==> flow/design.v <==
module uart_rx #(
    parameter CLOCKS_PER_PULSE = 4 ,  
              BITS_PER_WORD = 8,  
              W_OUT = 24  
) (
    input clk,rst_n,rx,
    output reg m_valid,
    output reg [W_OUT-1:0] m_data 
);
    localparam  IDLE    = 2'b00, 
                START   = 2'b01, 
                DATA    = 2'b10, 
                STOP    = 2'b11;
  	reg [1:0] state; 
    localparam NUM_WORDS = W_OUT / BITS_PER_WORD;
    reg[$clog2(CLOCKS_PER_PULSE)-1:0] c_clocks;
    reg[$clog2(BITS_PER_WORD)-1:0] c_bits;
    reg[$clog2(NUM_WORDS)-1:0] c_words;
    always @(posedge clk or negedge rst_n) begin
        if (!rst_n) begin
            {c_words,c_bits,c_clocks,m_valid,m_data} <= 1'b0;
            state <= IDLE;
        end else begin
            m_valid <= 0;
            case(state)
                IDLE: if(rx == 0)
                    state <= START;
                START: if(c_clocks == CLOCKS_PER_PULSE/2 - 1) begin
                        c_clocks <= 0;
                        state <= DATA;
                    end else begin
                        c_clocks <= c_clocks + 1;
                    end
              DATA:   if(c_clocks == CLOCKS_PER_PULSE-1)begin
                            c_clocks <= 0;
                            m_data <= {rx, m_data[W_OUT-1:1]};  
                            if(c_bits == BITS_PER_WORD-1) begin
                                c_bits <= 0;
                                state <= STOP;  
                                if(c_words == NUM_WORDS - 1) begin
                                    m_valid <= 1;  
                                    c_words <= 0;  
                                end else c_words <= c_words + 1;  
                            end else c_bits <= c_bits + 1;  
                        end else c_clocks <= c_clocks + 1;  
                STOP: if(c_clocks == CLOCKS_PER_PULSE - 1) begin
                        c_clocks <= 0;
                        state <= IDLE;  
                    end else c_clocks <= c_clocks + 1;
            endcase
        end
    end        
endmodule
module pwm_9ch #(
    parameter RESOLUTION = 16
)(
    input  wire                 clk,
    input  wire                 rst_n,
    input  wire [RESOLUTION-1:0] duty0,
    input  wire [RESOLUTION-1:0] duty1,
    input  wire [RESOLUTION-1:0] duty2,
    input  wire [RESOLUTION-1:0] duty3,
    input  wire [RESOLUTION-1:0] duty4,
    input  wire [RESOLUTION-1:0] duty5,
    input  wire [RESOLUTION-1:0] duty6,
    input  wire [RESOLUTION-1:0] duty7,
    input  wire [RESOLUTION-1:0] duty8,
    output reg  [8:0]           pwm_out
);
    reg [RESOLUTION-1:0] counter;
    always @(posedge clk or negedge rst_n) begin
        if (!rst_n)
            counter <= {RESOLUTION{1'b0}};
        else
            counter <= counter + 1;
    end
    always @(posedge clk or negedge rst_n) begin
        if (!rst_n) begin
            pwm_out <= 9'b0;
        end else begin
            pwm_out[0] <= (counter < duty0);
            pwm_out[1] <= (counter < duty1);
            pwm_out[2] <= (counter < duty2);
            pwm_out[3] <= (counter < duty3);
            pwm_out[4] <= (counter < duty4);
            pwm_out[5] <= (counter < duty5);
            pwm_out[6] <= (counter < duty6);
            pwm_out[7] <= (counter < duty7);
            pwm_out[8] <= (counter < duty8);
        end
    end
endmodule
module sev_seg_decorder(
    input [3:0] digit,
    output reg [6:0] seg
);
    always @(*)begin
        case(digit)
           4'd0: seg  = 7'b1000000;  
            4'd1: seg  = 7'b1111001;  
            4'd2: seg  = 7'b0100100;  
            4'd3: seg  = 7'b0110000;  
            4'd4: seg  = 7'b0011001;  
            4'd5: seg  = 7'b0010010;  
            4'd6: seg  = 7'b0000010;  
            4'd7: seg  = 7'b1111000;  
            4'd8: seg  = 7'b0000000;  
            4'd9: seg  = 7'b0010000;  
            4'd10: seg = 7'b0001000;  
            4'd11: seg = 7'b0000011;  
            4'd12: seg = 7'b1000110;  
            4'd13: seg = 7'b0100001;  
            4'd14: seg = 7'b0000110;  
            4'd15: seg = 7'b0001110;  
            default: seg = 7'b0111111;  
        endcase 
        end
endmodule
module uart_pwm_data_store #(
    parameter WIDTH = 16,
    parameter CHANNELS = 9
)(
    input  wire              clk,
    input  wire              rst_n,
    input  wire              rx_valid,
    input  wire [WIDTH-1:0]  rx_data,
    output reg  [3:0]        pkt_count,
    output reg [WIDTH-1:0] duty0,
    output reg [WIDTH-1:0] duty1,
    output reg [WIDTH-1:0] duty2,
    output reg [WIDTH-1:0] duty3,
    output reg [WIDTH-1:0] duty4,
    output reg [WIDTH-1:0] duty5,
    output reg [WIDTH-1:0] duty6,
    output reg [WIDTH-1:0] duty7,
    output reg [WIDTH-1:0] duty8
);
    reg [WIDTH-1:0] duty_reg [0:CHANNELS-1];
    integer k;
    always @(posedge clk or negedge rst_n) begin
        if (!rst_n) begin
            pkt_count <= 4'd0;
            for (k = 0; k < CHANNELS; k = k + 1)
                duty_reg[k] <= {WIDTH{1'b0}};
            duty0 <= 0; duty1 <= 0; duty2 <= 0;
            duty3 <= 0; duty4 <= 0; duty5 <= 0;
            duty6 <= 0; duty7 <= 0; duty8 <= 0;
        end else if (rx_valid) begin
            duty_reg[pkt_count] <= rx_data;
            duty0 <= duty_reg[0];
            duty1 <= duty_reg[1];
            duty2 <= duty_reg[2];
            duty3 <= duty_reg[3];
            duty4 <= duty_reg[4];
            duty5 <= duty_reg[5];
            duty6 <= duty_reg[6];
            duty7 <= duty_reg[7];
            duty8 <= duty_reg[8];
            if (pkt_count == CHANNELS-1)
                pkt_count <= 4'd0;
            else
                pkt_count <= pkt_count + 1;
        end
    end
endmodule
module uart_pwm_top (
    input  wire        clk,         
    input  wire        rst_n,       
    input  wire        uart_rx,     
    output wire [8:0]  pwm_out,     
    output wire [6:0] seg0,
    output wire [6:0] seg1,
    output wire [6:0] seg2,
    output wire [6:0] seg3,
    output wire [3:0] pkt_count
);
    wire        rx_valid;
    wire [15:0] rx_data;
    uart_rx #(.CLOCKS_PER_PULSE(434),  
              .BITS_PER_WORD(8), 
              .W_OUT(16) 
    ) uart_rx_inst (
        .clk(clk),
        .rst_n(rst_n),
        .rx(uart_rx),
        .m_data(rx_data),
        .m_valid(rx_valid)
    );
    wire [15:0] duty0, duty1, duty2, duty3, duty4, duty5, duty6, duty7, duty8;
    uart_pwm_data_store #(
        .WIDTH(16),
        .CHANNELS(9)
    ) data_store_inst (
        .clk(clk),
        .rst_n(rst_n),
        .rx_valid(rx_valid),
        .rx_data(rx_data),
        .pkt_count(pkt_count),
        .duty0(duty0), .duty1(duty1), .duty2(duty2),
        .duty3(duty3), .duty4(duty4), .duty5(duty5),
        .duty6(duty6), .duty7(duty7), .duty8(duty8)
    );
    pwm_9ch #(
        .RESOLUTION(16)
    ) pwm_inst (
        .clk(clk),
        .rst_n(rst_n),
        .duty0(duty0),
        .duty1(duty1),
        .duty2(duty2),
        .duty3(duty3),
        .duty4(duty4),
        .duty5(duty5),
        .duty6(duty6),
        .duty7(duty7),
        .duty8(duty8),
        .pwm_out(pwm_out)
    );
    wire [3:0] digit0 = rx_data[3:0];     
    wire [3:0] digit1 = rx_data[7:4];
    wire [3:0] digit2 = rx_data[11:8];
    wire [3:0] digit3 = rx_data[15:12];   
    sev_seg_decorder seg_inst0 (.digit(digit0), .seg(seg0));
    sev_seg_decorder seg_inst1 (.digit(digit1), .seg(seg1));
    sev_seg_decorder seg_inst2 (.digit(digit2), .seg(seg2));
    sev_seg_decorder seg_inst3 (.digit(digit3), .seg(seg3));
endmodule
==> reports on uart_pwm_top <==
=== Step by step through the tools: uart_pwm_top ===
Each step is given for the RTL above and for the edited RTL.
"before" refers to lines of the RTL above, "after" to lines of the edited file.
"difference" is "after" less "before", of the values as shown.
Not given: -

* Top module: uart_pwm_top
* Clock input: clk
* Standard-cell library: sky130hd
* Timing corner: tt_025C_1v80

=== The edit ===
The edit as a unified diff against the file above.
This change comes from a script, not from a designer. The edited design behaves differently; no optimisation was intended.

<pre>
@@ -81,5 +81,5 @@
             pwm_out[0] <= (counter < duty0);
             pwm_out[1] <= (counter < duty1);
-            pwm_out[2] <= (counter < duty2);
+            pwm_out[2] <= (counter == duty2);
             pwm_out[3] <= (counter < duty3);
             pwm_out[4] <= (counter < duty4);
</pre>

=== Word-level counts ===
Source: Yosys, flattened and elaborated. Widths are those after wreduce. Registers that Yosys merges into a memory's read port (data or address) are not register bits. Print and check cells do not count. Equal cells are merged and count once.
Yosys's memory passes give these memory sizes; they may raise the number of words (mostly to a power of two), join words into wider ones and drop unused or constant bits.

{| class="wikitable"
|+ Bit counts
! what !! before !! after !! difference
|-
| register bits after elaboration || 349 || 349 || 0
|-
| memory bits (read-only) || 448 || 448 || 0
|-
| memories kept || 4 || 4 || 0
|-
| input bits || 3 || 3 || 0
|-
| output and inout port bits || 41 || 41 || 0
|-
| word-level cells || 97 || 97 || 0
|}

{| class="wikitable"
|+ Cells by class
! what !! before !! after !! difference
|-
| $add $sub $neg || 5 || 5 || 0
|-
| $lt $le $gt $ge || 9 || 8 || -1
|-
| equality and inequality tests || 19 || 20 || +1
|-
| multiplexer cells || 16 || 16 || 0
|-
| reductions and logical operators || 17 || 17 || 0
|}

{| class="wikitable"
|+ Memory list
! what !! before !! after
|-
| words x width with read and write ports || 16x7 r1 w0; 16x7 r1 w0; 16x7 r1 w0; 16x7 r1 w0 || 16x7 r1 w0; 16x7 r1 w0; 16x7 r1 w0; 16x7 r1 w0
|}

{| class="wikitable"
|+ Operator list
! operator !! before !! after !! difference
|-
| < comparator 16 bit || 9 || 8 || -1
|-
| == test 16 bit || 0 || 1 || +1
|-
| AND reduction 2 bit || 10 || 10 || 0
|-
| two-way mux 1 bit || 5 || 5 || 0
|-
| two-way mux 2 bit || 5 || 5 || 0
|-
| == test 4 x 3 -> 1 bit (second input constant) || 4 || 4 || 0
|-
| != test 2 x 1 -> 1 bit (second input constant) || 4 || 4 || 0
|-
| == test 2 bit (second input constant) || 2 || 2 || 0
|-
| == test 4 x 2 -> 1 bit (second input constant) || 2 || 2 || 0
|-
| two-way mux 9 bit || 2 || 2 || 0
|-
| adder 1 bit (second input constant) || 1 || 1 || 0
|-
| adder 16 x 1 -> 16 bit (second input constant) || 1 || 1 || 0
|-
| adder 3 x 1 -> 3 bit (second input constant) || 1 || 1 || 0
|-
| adder 4 x 1 -> 4 bit (second input constant) || 1 || 1 || 0
|-
| adder 9 x 1 -> 9 bit (second input constant) || 1 || 1 || 0
|-
| == test 2 x 1 -> 1 bit (second input constant) || 1 || 1 || 0
|-
| == test 3 bit (second input constant) || 1 || 1 || 0
|-
| == test 4 x 1 -> 1 bit (second input constant) || 1 || 1 || 0
|-
| == test 4 bit (second input constant) || 1 || 1 || 0
|-
| == test 9 x 8 -> 1 bit (second input constant) || 1 || 1 || 0
|-
| == test 9 bit (second input constant) || 1 || 1 || 0
|-
| zero test 2 bit || 1 || 1 || 0
|-
| zero test 4 bit || 1 || 1 || 0
|-
| two-way mux 3 bit || 1 || 1 || 0
|-
| two-way mux 4 bit || 1 || 1 || 0
|-
| != test 2 bit (second input constant) || 1 || 1 || 0
|-
| parallel mux 2 bit (select 4 bit) || 1 || 1 || 0
|-
| parallel mux 9 bit (select 2 bit) || 1 || 1 || 0
|}

The list need not be complete.

=== Depth ===
Yosys ltp: most cells in a row. Word level: on the elaborated netlist, between registers, memories and ports. Mapped: between sequential cells and ports; inverters and the memories' decode and read muxes count.

{| class="wikitable"
|+ Depth
! what !! before !! after !! difference
|-
| word-level depth || 4 || 4 || 0
|-
| ABC_AREA || 0 || 0 || -
|-
| mapped depth || 7 || 9 || +2
|-
| mapped depth without buffers || 6 || 7 || +1
|}

=== Mapped cells and area ===
Source: synth_stat.txt of the flow (Yosys; design flattened, memories mapped). It holds for the ABC_AREA given above (unset counts as 0); a run with the other value may have another netlist.

{| class="wikitable"
|+ Cell types
! cell !! before !! after !! difference
|-
| sky130_fd_sc_hd__nand2_1 || 191 || 243 || +52
|-
| sky130_fd_sc_hd__mux2_1 || 41 || 2 || -39
|-
| sky130_fd_sc_hd__inv_1 || 176 || 148 || -28
|-
| sky130_fd_sc_hd__o21ai_0 || 187 || 211 || +24
|-
| sky130_fd_sc_hd__xnor2_1 || 13 || 29 || +16
|-
| sky130_fd_sc_hd__ha_1 || 169 || 154 || -15
|-
| sky130_fd_sc_hd__o21ai_1 || 0 || 9 || +9
|-
| sky130_fd_sc_hd__a21o_1 || 27 || 19 || -8
|-
| sky130_fd_sc_hd__nor3_1 || 11 || 3 || -8
|-
| sky130_fd_sc_hd__a221o_1 || 9 || 1 || -8
|-
| sky130_fd_sc_hd__nand3_1 || 11 || 18 || +7
|-
| sky130_fd_sc_hd__o21a_1 || 9 || 2 || -7
|-
| sky130_fd_sc_hd__buf_2 || 5 || 11 || +6
|-
| sky130_fd_sc_hd__a211o_1 || 0 || 6 || +6
|-
| sky130_fd_sc_hd__a211oi_1 || 0 || 6 || +6
|-
| sky130_fd_sc_hd__a21oi_1 || 40 || 45 || +5
|-
| sky130_fd_sc_hd__buf_6 || 10 || 5 || -5
|-
| sky130_fd_sc_hd__a2111oi_0 || 9 || 14 || +5
|}

The list need not be complete.

{| class="wikitable"
|+ Mapped netlist
! what !! before !! after !! difference
|-
| cells in the netlist || 1615 || 1621 || +6
|-
| cell area after synthesis (um2) || 17459.2 || 17025.1 || -434.1
|-
| area of sequential cells (um2) || 8784.7 || 8784.7 || 0.0
|-
| flip-flops || 351 || 351 || 0
|-
| buffers || 74 || 73 || -1
|}

The figures by module come from a second, unflattened synthesis with its own total; it is not the netlist above.

{| class="wikitable"
|+ Second synthesis, totals
! what !! before !! after !! difference
|-
| cells (unflattened synthesis) || 1424 || 1401 || -23
|-
| area total of the unflattened synthesis (um2) || 18089.8 || 17908.4 || -181.4
|}

Rows give one instance, submodules left out.

{| class="wikitable"
|+ Modules, before
! module !! times used !! cells !! area (um2) !! sequential area (um2)
|-
| uart_pwm_data_store || 1 || 639 || 11111.9 || 7307.0
|-
| pwm_9ch #(RESOLUTION=16) || 1 || 526 || 4274.1 || 625.6
|-
| uart_rx || 1 || 127 || 1607.8 || 852.1
|-
| sev_seg_decorder || 4 || 33 || 274.0 || 0.0
|-
| uart_pwm_top || 1 || 0 || 0.0 || 0.0
|}

{| class="wikitable"
|+ Modules, after
! module !! times used !! cells !! area (um2) !! sequential area (um2)
|-
| uart_pwm_data_store || 1 || 639 || 11111.9 || 7307.0
|-
| pwm_9ch #(RESOLUTION=16) || 1 || 503 || 4092.7 || 625.6
|-
| uart_rx || 1 || 127 || 1607.8 || 852.1
|-
| sev_seg_decorder || 4 || 33 || 274.0 || 0.0
|-
| uart_pwm_top || 1 || 0 || 0.0 || 0.0
|}

=== Worst setup path after synthesis ===
Source: OpenSTA report_checks on the synthesized netlist (no wires, ideal clock, input and output delay 20% of the period each), path of least setup slack; recovery checks are left aside. Register names are those of the netlist, which keeps one name where synthesis merged equal registers.

{| class="wikitable"
|+ Timing post-synthesis
! what !! before !! after !! difference
|-
| path kind || reg-to-output || reg-to-output || -
|-
| start || register uart_rx_inst.m_data[4] || register uart_rx_inst.m_data[4] || -
|-
| end || output port seg1[3] || output port seg1[3] || -
|-
| period (ps) || 20000 || 20000 || 0
|-
| output delay (ps) || 4000 || 4000 || 0
|-
| time at the first pin (ps) || 0 || 0 || 0
|-
| data arrival time (ps) || 1295 || 1531 || +236
|-
| required time (ps) || 16000 || 16000 || 0
|-
| slack (ps) || 14705 || 14469 || -236
|-
| path delay (ps) || 1295 || 1531 || +236
|-
| driving pins on the path || 5 || 5 || 0
|-
| buffers on the path || 0 || 0 || 0
|-
| synthesis period reached (ps) || 5295 || 5531 || +236
|}

"path delay" is the arrival time less input delay plus setup time.
A path that ends at an output port has no setup time.
"driving pins on the path" counts driving pins, that of a launching flip-flop among them; a cell with two outputs on the path counts twice.
"synthesis period reached" = period - worst setup slack (recovery checks aside). The figure is calculated, with input and output delays left at 20% of the set period.
Between the ends stands the longest chain of elaborated cells between them, by number of cells; it is not shown to be the way that was timed. Of several equally long chains one is given.
Each line given opens the expression or statement behind the cell; cells for indexed reads and writes are added by Yosys, which also makes memories of some case tables.
The chain passes a memory read, where the word-level depth is cut; so it can be longer than that depth.

On the way, post-synthesis, before:
* Cell sequence: sky130_fd_sc_hd__dfrtp_1 -> sky130_fd_sc_hd__inv_1 -> sky130_fd_sc_hd__ha_1 -> sky130_fd_sc_hd__inv_1 -> sky130_fd_sc_hd__mux4_2
* Cells in the longest elaborated chain: 1
* Elaborated cells between the ends (all ways): 1
* Source lines of those cells: 1
* Classes of those cells: memory: 1

{| class="wikitable"
|+ Ends and longest elaborated chain, post-synthesis, before
! what !! RTL line !! text
|-
| start, declared || 8 || <nowiki>output reg [W_OUT-1:0] m_data</nowiki>
|-
| start, assigned || 36 || <nowiki>m_data <= {rx, m_data[W_OUT-1:1]};</nowiki>
|-
| memory read (16 x 7 bit) || 98 || <nowiki>case(digit)</nowiki>
|-
| end, declared || 172 || <nowiki>output wire [6:0] seg1,</nowiki>
|}

On the way, post-synthesis, after:
* Cell sequence: sky130_fd_sc_hd__dfrtp_1 -> sky130_fd_sc_hd__clkinv_1 -> sky130_fd_sc_hd__ha_1 -> sky130_fd_sc_hd__inv_1 -> sky130_fd_sc_hd__mux4_2
* Cells in the longest elaborated chain: 1
* Elaborated cells between the ends (all ways): 1
* Source lines of those cells: 1
* Classes of those cells: memory: 1

{| class="wikitable"
|+ Ends and longest elaborated chain, post-synthesis, after
! what !! RTL line !! text
|-
| start, declared || 8 || <nowiki>output reg [W_OUT-1:0] m_data</nowiki>
|-
| start, assigned || 36 || <nowiki>m_data <= {rx, m_data[W_OUT-1:1]};</nowiki>
|-
| memory read (16 x 7 bit) || 98 || <nowiki>case(digit)</nowiki>
|-
| end, declared || 172 || <nowiki>output wire [6:0] seg1,</nowiki>
|}

=== Worst path after layout ===
From the final timing report of each run of pair 1: the path of least setup slack in the routed layout; clock arrival at registers is part of the times.
The path's times are printed in steps of 10 ps; the period is the one set.

{| class="wikitable"
|+ Timing post-layout
! what !! before !! after !! difference
|-
| path kind || reg-to-output || reg-to-output || -
|-
| start || register uart_rx_inst.m_data[12] || register uart_rx_inst.m_data[12] || -
|-
| end || output port seg3[3] || output port seg3[1] || -
|-
| period (ps) || 6820 || 6820 || 0
|-
| output delay (ps) || 1360 || 1360 || 0
|-
| time at the first pin (ps) || 520 || 540 || +20
|-
| data arrival time (ps) || 2780 || 3070 || +290
|-
| required time (ps) || 5460 || 5460 || 0
|-
| slack (ps) || 2680 || 2380 || -300
|-
| driving pins on the path || 6 || 6 || 0
|-
| buffers on the path || 1 || 1 || 0
|}

Between the ends stands the longest chain of elaborated cells between them, by number of cells; it is not shown to be the way that was timed. Of several equally long chains one is given.
The chain passes a memory read, where the word-level depth is cut; so it can be longer than that depth.

On the way, post-layout, before:
* Cell sequence: sky130_fd_sc_hd__dfrtp_1 -> sky130_fd_sc_hd__inv_1 -> sky130_fd_sc_hd__ha_1 -> sky130_fd_sc_hd__inv_1 -> sky130_fd_sc_hd__mux4_2 -> sky130_fd_sc_hd__clkdlybuf4s50_1
* Cells in the longest elaborated chain: 1
* Elaborated cells between the ends (all ways): 1
* Source lines of those cells: 1
* Classes of those cells: memory: 1

{| class="wikitable"
|+ Ends and longest elaborated chain, post-layout, before
! what !! RTL line !! text
|-
| start, declared || 8 || <nowiki>output reg [W_OUT-1:0] m_data</nowiki>
|-
| start, assigned || 36 || <nowiki>m_data <= {rx, m_data[W_OUT-1:1]};</nowiki>
|-
| memory read (16 x 7 bit) || 98 || <nowiki>case(digit)</nowiki>
|-
| end, declared || 174 || <nowiki>output wire [6:0] seg3,</nowiki>
|}

On the way, post-layout, after:
* Cell sequence: sky130_fd_sc_hd__dfrtp_1 -> sky130_fd_sc_hd__clkinv_1 -> sky130_fd_sc_hd__ha_1 -> sky130_fd_sc_hd__mux2i_1 -> sky130_fd_sc_hd__o21ai_0 -> sky130_fd_sc_hd__clkdlybuf4s50_1
* Cells in the longest elaborated chain: 1
* Elaborated cells between the ends (all ways): 1
* Source lines of those cells: 1
* Classes of those cells: memory: 1

{| class="wikitable"
|+ Ends and longest elaborated chain, post-layout, after
! what !! RTL line !! text
|-
| start, declared || 8 || <nowiki>output reg [W_OUT-1:0] m_data</nowiki>
|-
| start, assigned || 36 || <nowiki>m_data <= {rx, m_data[W_OUT-1:1]};</nowiki>
|-
| memory read (16 x 7 bit) || 98 || <nowiki>case(digit)</nowiki>
|-
| end, declared || 174 || <nowiki>output wire [6:0] seg3,</nowiki>
|}

=== Measured runs ===
Runs of the flow (Yosys, OpenROAD) on both versions; the two runs of a pair have the same settings. The constraints put input and output delay at 20% of the set period each and load the outputs with 0.01 pF.

Settings, pair 1:
* CORE_UTILIZATION: 40
* period_ns: 6.82
* CAP_MARGIN: 20
* CORE_MARGIN: 2
* SLEW_MARGIN: 20

{| class="wikitable"
|+ Results, pair 1
! what !! before !! after !! difference
|-
| area of the synthesized netlist (um2) || 17459.2 || 17025.1 || -434.1
|-
| die outline area (um2) || 45334.9 || 44228.2 || -1106.7
|-
| area of the standard cells in the finished layout (um2) || 19601.3 || 19160.9 || -440.4
|-
| final design utilization (%) || 45.5 || 45.7 || +0.2
|-
| worst setup slack after layout (ps) || 2675 || 2383 || -292
|-
| total power of the final layout (W) || 0.004145 || 0.004184 || +0.000039
|}

Settings, pair 2:
* CAP_MARGIN: 25
* CORE_MARGIN: 6
* CORE_UTILIZATION: 70
* CTS_CLUSTER_DIAMETER: 259
* GPL_TIMING_DRIVEN: 1
* MAX_ROUTING_LAYER: met4
* PLACE_DENSITY_LB_ADDON: 0.11
* period_ns: 5.01
* SLEW_MARGIN: 20

{| class="wikitable"
|+ Results, pair 2
! what !! before !! after !! difference
|-
| area of the synthesized netlist (um2) || 17459.2 || 17025.1 || -434.1
|-
| die outline area (um2) || 28876.2 || 28208.9 || -667.3
|-
| area of the standard cells in the finished layout (um2) || 19202.2 || 18839.3 || -362.9
|-
| final design utilization (%) || 78.7 || 79.5 || +0.8
|-
| worst setup slack after layout (ps) || 1215 || 1181 || -34
|-
| total power of the final layout (W) || 0.005533 || 0.005495 || -0.000038
|}

By "total power of the final layout" is meant OpenSTA's value without simulated activity: inputs other than the clock are taken to toggle once in ten clock periods, and the tool carries that through the logic.
